==> flow/design.v <==
module ComplexALU(
    input wire [31:0] operand1,
    input wire [31:0] operand2,
    input wire [3:0] opcode,
    output reg [31:0] result
);
always @(*) begin
    case(opcode)
        4'b0000: begin 
            result[31:16] = operand1[31:16] + operand2[31:16];
            result[15:0] = operand1[15:0] + operand2[15:0];
        end
        4'b0001: begin 
            result[31:16] = operand1[31:16] - operand2[31:16];
            result[15:0] = operand1[15:0] - operand2[15:0];
        end
        4'b0010: begin  
            result[31:16] = (operand1[31:16] * operand2[31:16]) - (operand1[15:0] * operand2[15:0]);
            result[15:0] = (operand1[31:16] * operand2[15:0]) + (operand1[15:0] *operand2[31:16]);
        end
        default:  
            result = 32'h0;
    endcase
end
endmodule
module RegisterFile(
    input wire clk,
    input wire rst,
    input wire [4:0] read_addr1,
    input wire [4:0] read_addr2,
    input wire [4:0] write_addr,
    input wire write_enable,
    input wire [31:0] write_data,
    output reg [31:0] read_data1,
    output reg [31:0] read_data2
);
reg [31:0] registers [15:0];
integer i;
always @(*) begin
	read_data1 = registers[read_addr1[3:0]];
    read_data2 = registers[read_addr2[3:0]];
end
always @(posedge clk) begin
    if (rst) begin
        for (i = 0; i < 16; i = i + 1)
            registers[i] <= 32'h0;
        registers[0] <= 32'h00010002;  
        registers[1] <= 32'h00030004;  
    end
	else if (write_enable) begin
        registers[write_addr[3:0]] <= write_data;
    end
end
endmodule
module Processor(
    input wire clk,
    input wire rst,
    input wire [15:0] instruction,
    output reg [4:0] pc,
    output wire [31:0] result,
    output wire [31:0] data_1,
    output wire [31:0] data_2
);
RegisterFile reg_file_inst(
    .clk(clk),
    .rst(rst),
    .read_addr1({1'b0, instruction[11:8]}),
    .read_addr2({1'b0, instruction[7:4]}),
    .write_addr({1'b0, instruction[3:0]}),
    .write_enable(1'b1),
    .write_data(result),
    .read_data1(data_1),
    .read_data2(data_2)
);
ComplexALU alu(
    .operand1(data_1),
    .operand2(data_2),
    .opcode(instruction[15:12]),
    .result(result)
);
always @(posedge clk) begin
    if (rst)
        pc <= 5'd0;
    else
        pc <= pc + 1;
end
endmodule
* Step by step through the tools: Processor *
Each step is given for the RTL above and for the edited RTL.
Lines under "original" count in the file above, lines under "edited" in the edited file.
"change": "edited" minus "original" as printed here. "relative change": 100 x difference / "original".
Operators carry their Yosys type and port widths (W data, S select, Z words).
Cell names lack the library's common part.
Not given: --

set-up
  top = Processor
  clock = clk
  cell library = sky130hd
  corner = tt_025C_1v80

* Edit of the RTL *
Unified diff, file above to edited file.
The edited RTL no longer does the same as the RTL above: the edit was made by script, with no optimisation intended.

begin of diff
@@ -17,5 +17,5 @@
         4'b0010: begin  
             result[31:16] = (operand1[31:16] * operand2[31:16]) - (operand1[15:0] * operand2[15:0]);
-            result[15:0] = (operand1[31:16] * operand2[15:0]) + (operand1[15:0] *operand2[31:16]);
+            result[15:0] = (operand1[31:16] ^ operand2[15:0]) + (operand1[15:0] *operand2[31:16]);
         end
         default:  
end of diff

* Elaborated design *
Yosys after proc, flatten, opt, wreduce and memory -nomap, before mapping. Enables and synchronous resets that opt folds into registers are not counted as muxes. Memory bits, and registers merged into a memory's read port (data or address), are not among the register bits. Print and check cells are not counted. Equal cells are merged and count once.
Memory sizes are those after Yosys's memory passes, which may raise the word count (mostly to a power of two), join words into wider ones and drop unused or constant bits.

word-level totals
  element                original  edited  change  relative change (%)
  memories kept          1         1       0       0.00
  input bits             18        18      0       0.00
  word-level cells       22        22      0       0.00
  bits in registers      5         5       0       0.00
  output and inout bits  101       101     0       0.00
  RAM bits               512       512     0       0.00

operators by class
  element                    original  edited  change  relative change (%)
  add/subtract/negate cells  7         7       0       0.00
  mux-type cells             6         6       0       0.00
  multiply operators         4         3       -1      -25.00
  bitwise operators          0         1       +1      --
  reduce/logical cells       1         1       0       0.00
  eq/ne operators            2         2       0       0.00

operators with widths
  cell                   original  edited  change  relative change (%)
  $mul A16 B16 Y16       4         3       -1      -25.00
  $xor A16 B16 Y16       0         1       +1      --
  $add A16 B16 Y16       3         3       0       0.00
  $sub A16 B16 Y16       3         3       0       0.00
  $mux W1                2         2       0       0.00
  $pmux W16 S3           2         2       0       0.00
  $add A5 B1 Y5 const B  1         1       0       0.00
  $eq A4 B1 Y1 const B   1         1       0       0.00
  $eq A4 B2 Y1 const B   1         1       0       0.00
  $logic_not A4 Y1       1         1       0       0.00
  $mux W32               1         1       0       0.00
  $mux W4                1         1       0       0.00

* Depth *
Depth = most cells in a row (Yosys ltp): at word level without a register or memory, in the mapped netlist without a sequential cell, where the memories' decode and read muxes count.

logic depth
  element                       original  edited  change  relative change (%)
  depth in word-level cells     4         4       0       0.00
  ABC_AREA                      0         0       --      --
  depth in mapped cells         37        38      +1      +2.70
  depth with buffers taken out  31        33      +2      +6.45

* Netlist *
Yosys stat after the flow's synthesis: flattened, memories mapped to cells. It holds for the ABC_AREA given above (unset counts as 0); a run with the other value may have another netlist.

synthesis totals
  element                            original  edited   change   relative change (%)
  cell count                         3930      3502     -428     -10.89
  chip area (Yosys) (um2)            44209.9   40627.7  -3582.2  -8.10
  mapped flip-flops                  517       517      0        0.00
  sequential part of the area (um2)  15474.8   15474.8  0.0      0.00
  buffer cells                       256       240      -16      -6.25

cell types
  cell type  original  edited  change  relative change (%)
  nor2_1     915       661     -254    -27.76
  inv_1      548       451     -97     -17.70
  fa_1       374       284     -90     -24.06
  and2_1     9         64      +55     +611.11
  nand2_1    233       279     +46     +19.74
  ha_1       219       180     -39     -17.81
  mux4_2     254       283     +29     +11.42
  a21oi_1    62        90      +28     +45.16
  a22o_1     34        10      -24     -70.59
  xnor2_1    151       136     -15     -9.93
  a221oi_2   20        6       -14     -70.00
  mux2_2     18        6       -12     -66.67
  mux2i_1    27        17      -10     -37.04
  buf_2      36        27      -9      -25.00
  o31a_1     2         11      +9      +450.00
  a221oi_4   9         1       -8      -88.89
  a22oi_2    0         7       +7      --
  clkbuf_1   163       169     +6      +3.68

Not every row of either side is listed.
The figures by module come from a second, unflattened synthesis with its own total; it is not the netlist above.

unflattened totals
  element                             original  edited   change   relative change (%)
  cells (unflattened synthesis)       3856      3491     -365     -9.47
  area (unflattened synthesis) (um2)  45287.2   41636.2  -3651.0  -8.06

Each row is one instance without its submodules.

modules, original
  module        cells  seq. area (um2)  instances  area (um2)
  RegisterFile  1688   15374.7          1          26564.2
  ComplexALU    2148   0.0              1          18520.3
  Processor     20     100.1            1          202.7

modules, edited
  module        cells  seq. area (um2)  instances  area (um2)
  RegisterFile  1688   15374.7          1          26568.0
  ComplexALU    1783   0.0              1          14865.5
  Processor     20     100.1            1          202.7

* Path before layout *
Source: OpenSTA report_checks on the synthesized netlist (no wires, ideal clock, input and output delay 20% of the period each), path of least setup slack; recovery checks are left aside. Register names are those of the netlist, which keeps one name where synthesis merged equal registers.

timing after synthesis
  element                            original           edited             change  relative change (%)
  kind                               input to output    input to output    --      --
  start point                        in instruction[4]  in instruction[8]  --      --
  end point                          out result[14]     out result[30]     --      --
  path delay (ns)                    8.294              8.166              -0.128  -1.54
  output delay (ns)                  5.000              5.000              0.000   0.00
  buffers on the path                7                  5                  -2      -28.57
  data required time (ns)            20.000             20.000             0.000   0.00
  data arrival time (ns)             13.294             13.166             -0.128  -0.96
  path slack (ns)                    6.706              6.834              +0.128  --
  stages on the path                 35                 35                 0       0.00
  input delay (ns)                   5.000              5.000              0.000   0.00
  launch time at the first pin (ns)  5.000              5.000              0.000   0.00
  period (ns)                        25.0               25.0               0.0     0.00
  synthesis period reached (ns)      18.294             18.166             -0.128  -0.70

"path delay" = arrival - input delay + setup time.
At an output port there is no setup time.
"stages on the path" counts driving pins, that of a launching flip-flop among them; a cell with two outputs on the path counts twice.
"synthesis period reached" is the clock period less the worst setup slack; recovery checks do not enter. This is arithmetic on one report: input and output delays are still those of the set period (20% each).
Between the ends stands the longest chain of elaborated cells between them, by number of cells; it is not shown to be the way that was timed. Of several equally long chains one is given.
Each line given opens the expression or statement behind the cell; cells for indexed reads and writes are added by Yosys, which also makes memories of some case tables.
A memory read counts as a cell of the chain, while the word-level depth stops at memories.

on the way, after synthesis, original
  cells stage by stage = buf_6 buf_8 buf_8 buf_6 mux4_2 mux2i_1 mux2_2 clkbuf_1 clkbuf_1 nor2_1 fa_1 inv_1 fa_1 inv_1 fa_1 ha_1 inv_1 fa_1 inv_1 fa_1 inv_1 fa_1 fa_1 inv_1 ha_1 a21oi_1 o21bai_1 a21oi_1 o21bai_1 a21oi_1 o21ai_0 xor2_1 a221oi_1 clkbuf_1 inv_1
  cells in the longest elaborated chain = 4
  elaborated cells on any way between the ends = 7
  RTL lines with such cells = 5
  classes of those cells = add/sub (3); mul (2); mux (1); memory (1)

ends and longest elaborated chain, after synthesis, original
  element             RTL line  RTL
  start: declaration  58        input wire [15:0] instruction,
  $mem_v2 Z16 W32     37        reg [31:0] registers [15:0];
  $mul A16 B16 Y16    19        result[15:0] = (operand1[31:16] * operand2[15:0]) + (operand1[15:0] *operand2[31:16]);
  $add A16 B16 Y16    19
  $pmux W16 S3        8         case(opcode)
  end: declaration    60        output wire [31:0] result,

on the way, after synthesis, edited
  cells stage by stage = buf_2 buf_4 buf_6 mux4_2 a22o_1 a221oi_2 clkbuf_1 nor2_1 fa_1 inv_1 fa_1 inv_1 fa_1 ha_1 inv_1 fa_1 inv_1 fa_1 fa_1 inv_1 fa_1 inv_1 ha_1 inv_1 o21bai_1 a21oi_1 o21bai_1 a21oi_1 o21bai_1 a21oi_1 o21ai_0 mux2i_1 a31oi_1 clkbuf_1 inv_1
  cells in the longest elaborated chain = 4
  elaborated cells on any way between the ends = 7
  RTL lines with such cells = 5
  classes of those cells = add/sub (3); mul (2); mux (1); memory (1)

ends and longest elaborated chain, after synthesis, edited
  element             RTL line  RTL
  start: declaration  58        input wire [15:0] instruction,
  $mem_v2 Z16 W32     37        reg [31:0] registers [15:0];
  $mul A16 B16 Y16    18        result[31:16] = (operand1[31:16] * operand2[31:16]) - (operand1[15:0] * operand2[15:0]);
  $sub A16 B16 Y16    18
  $pmux W16 S3        8         case(opcode)
  end: declaration    60        output wire [31:0] result,

* Worst path after layout *
Path of least setup slack in the final report of each run of pair 1 (OpenROAD, finished layout, wires in). Where an end is a register, its clock arrival counts in the times.

timing after layout
  element                            original            edited             change  relative change (%)
  kind                               input to output     input to output    --      --
  start point                        in instruction[10]  in instruction[4]  --      --
  end point                          out result[15]      out result[31]     --      --
  data required time (ns)            20.00               20.00              0.00    0.00
  stages on the path                 31                  32                 +1      +3.23
  buffers on the path                5                   4                  -1      -20.00
  input delay (ns)                   5.00                5.00               0.00    0.00
  period (ns)                        25.0                25.0               0.0     0.00
  data arrival time (ns)             15.47               15.20              -0.27   -1.75
  launch time at the first pin (ns)  5.00                5.00               0.00    0.00
  output delay (ns)                  5.00                5.00               0.00    0.00
  path slack (ns)                    4.53                4.80               +0.27   --

Between the ends stands the longest chain of elaborated cells between them, by number of cells; it is not shown to be the way that was timed. Of several equally long chains one is given.
A memory read counts as a cell of the chain, while the word-level depth stops at memories.

on the way, after layout, original
  cells stage by stage = clkdlybuf4s50_1 buf_4 nor2b_2 buf_4 a22o_1 a221oi_4 buf_4 inv_1 nand2_1 fa_1 fa_1 inv_1 fa_1 inv_1 fa_1 fa_1 fa_1 fa_1 fa_1 xnor2_1 xnor2_1 xnor2_1 xnor2_1 xnor2_1 xnor2_1 xnor2_1 xnor3_1 xor2_1 a22oi_4 inv_1 clkdlybuf4s50_1
  cells in the longest elaborated chain = 4
  elaborated cells on any way between the ends = 7
  RTL lines with such cells = 5
  classes of those cells = add/sub (3); mul (2); mux (1); memory (1)

ends and longest elaborated chain, after layout, original
  element             RTL line  RTL
  start: declaration  58        input wire [15:0] instruction,
  $mem_v2 Z16 W32     37        reg [31:0] registers [15:0];
  $mul A16 B16 Y16    19        result[15:0] = (operand1[31:16] * operand2[15:0]) + (operand1[15:0] *operand2[31:16]);
  $add A16 B16 Y16    19
  $pmux W16 S3        8         case(opcode)
  end: declaration    60        output wire [31:0] result,

on the way, after layout, edited
  cells stage by stage = clkbuf_8 buf_4 mux4_2 a22oi_2 nand2_2 nand2_1 fa_1 fa_1 fa_1 inv_1 ha_1 ha_1 fa_1 fa_1 inv_1 fa_1 inv_1 ha_1 a21o_1 a21oi_1 o21bai_1 a21oi_1 o21bai_1 a21oi_1 o211ai_1 a21o_1 a21oi_1 xnor2_1 a22oi_2 buf_4 inv_2 clkdlybuf4s50_1
  cells in the longest elaborated chain = 4
  elaborated cells on any way between the ends = 7
  RTL lines with such cells = 5
  classes of those cells = add/sub (3); mul (2); mux (1); memory (1)

ends and longest elaborated chain, after layout, edited
  element             RTL line  RTL
  start: declaration  58        input wire [15:0] instruction,
  $mem_v2 Z16 W32     37        reg [31:0] registers [15:0];
  $mul A16 B16 Y16    18        result[31:16] = (operand1[31:16] * operand2[31:16]) - (operand1[15:0] * operand2[15:0]);
  $sub A16 B16 Y16    18
  $pmux W16 S3        8         case(opcode)
  end: declaration    60        output wire [31:0] result,

* Layout results *
Runs of the flow (Yosys, OpenROAD) on both versions; the two runs of a pair have the same settings. The constraints put input and output delay at 20% of the set period each and load the outputs with 0.01 pF.

flow settings, pair 1
  period_ns = 25.0
  CAP_MARGIN = 20
  CORE_MARGIN = 2
  CORE_UTILIZATION = 40
  SLEW_MARGIN = 20

measured results, pair 1
  element                                 original  edited    change     relative change (%)
  standard-cell area after routing (um2)  48861.9   45036.9   -3825.0    -7.83
  total die area (um2)                    113199.0  104135.0  -9064.0    -8.01
  worst setup slack after layout (ns)     4.527     4.798     +0.271     --
  final design utilization (%)            44.7      44.8      +0.1       --
  power consumption (W)                   0.007311  0.00635   -0.000961  -13.14
  achieved clock period (ns)              20.473    20.202    -0.271     -1.32
  area of the synthesized netlist (um2)   44209.9   40627.7   -3582.2    -8.10
  setup TNS (ns)                          0.000     0.000     0.000      --
  final worst hold slack (ns)             0.469     0.477     +0.008     --

flow settings, pair 2
  CORE_ASPECT_RATIO = 0.6
  CORE_UTILIZATION = 32
  CTS_CLUSTER_DIAMETER = 50
  PLACE_DENSITY = 0.8
  SETUP_SLACK_MARGIN = 4.12
  TNS_END_PERCENT = 85
  period_ns = 19.3
  CAP_MARGIN = 20
  CORE_MARGIN = 2
  SLEW_MARGIN = 20

measured results, pair 2
  element                                 original  edited    change    relative change (%)
  standard-cell area after routing (um2)  54309.6   48849.4   -5460.2   -10.05
  total die area (um2)                    141242.0  129920.0  -11322.0  -8.02
  worst setup slack after layout (ns)     3.357     3.719     +0.362    --
  final design utilization (%)            39.7      38.7      -1.0      --
  achieved clock period (ns)              15.943    15.581    -0.362    -2.27
  area of the synthesized netlist (um2)   44209.9   40627.7   -3582.2   -8.10
  setup TNS (ns)                          0.000     0.000     0.000     --
  final worst hold slack (ns)             0.466     0.472     +0.006    --

"achieved clock period" means the clock period less the worst setup slack. The figure is calculated, with input and output delays left at 20% of the set period.
By "power consumption" is meant OpenSTA's value without simulated activity: inputs other than the clock are taken to toggle once in ten clock periods, and the tool carries that through the logic.
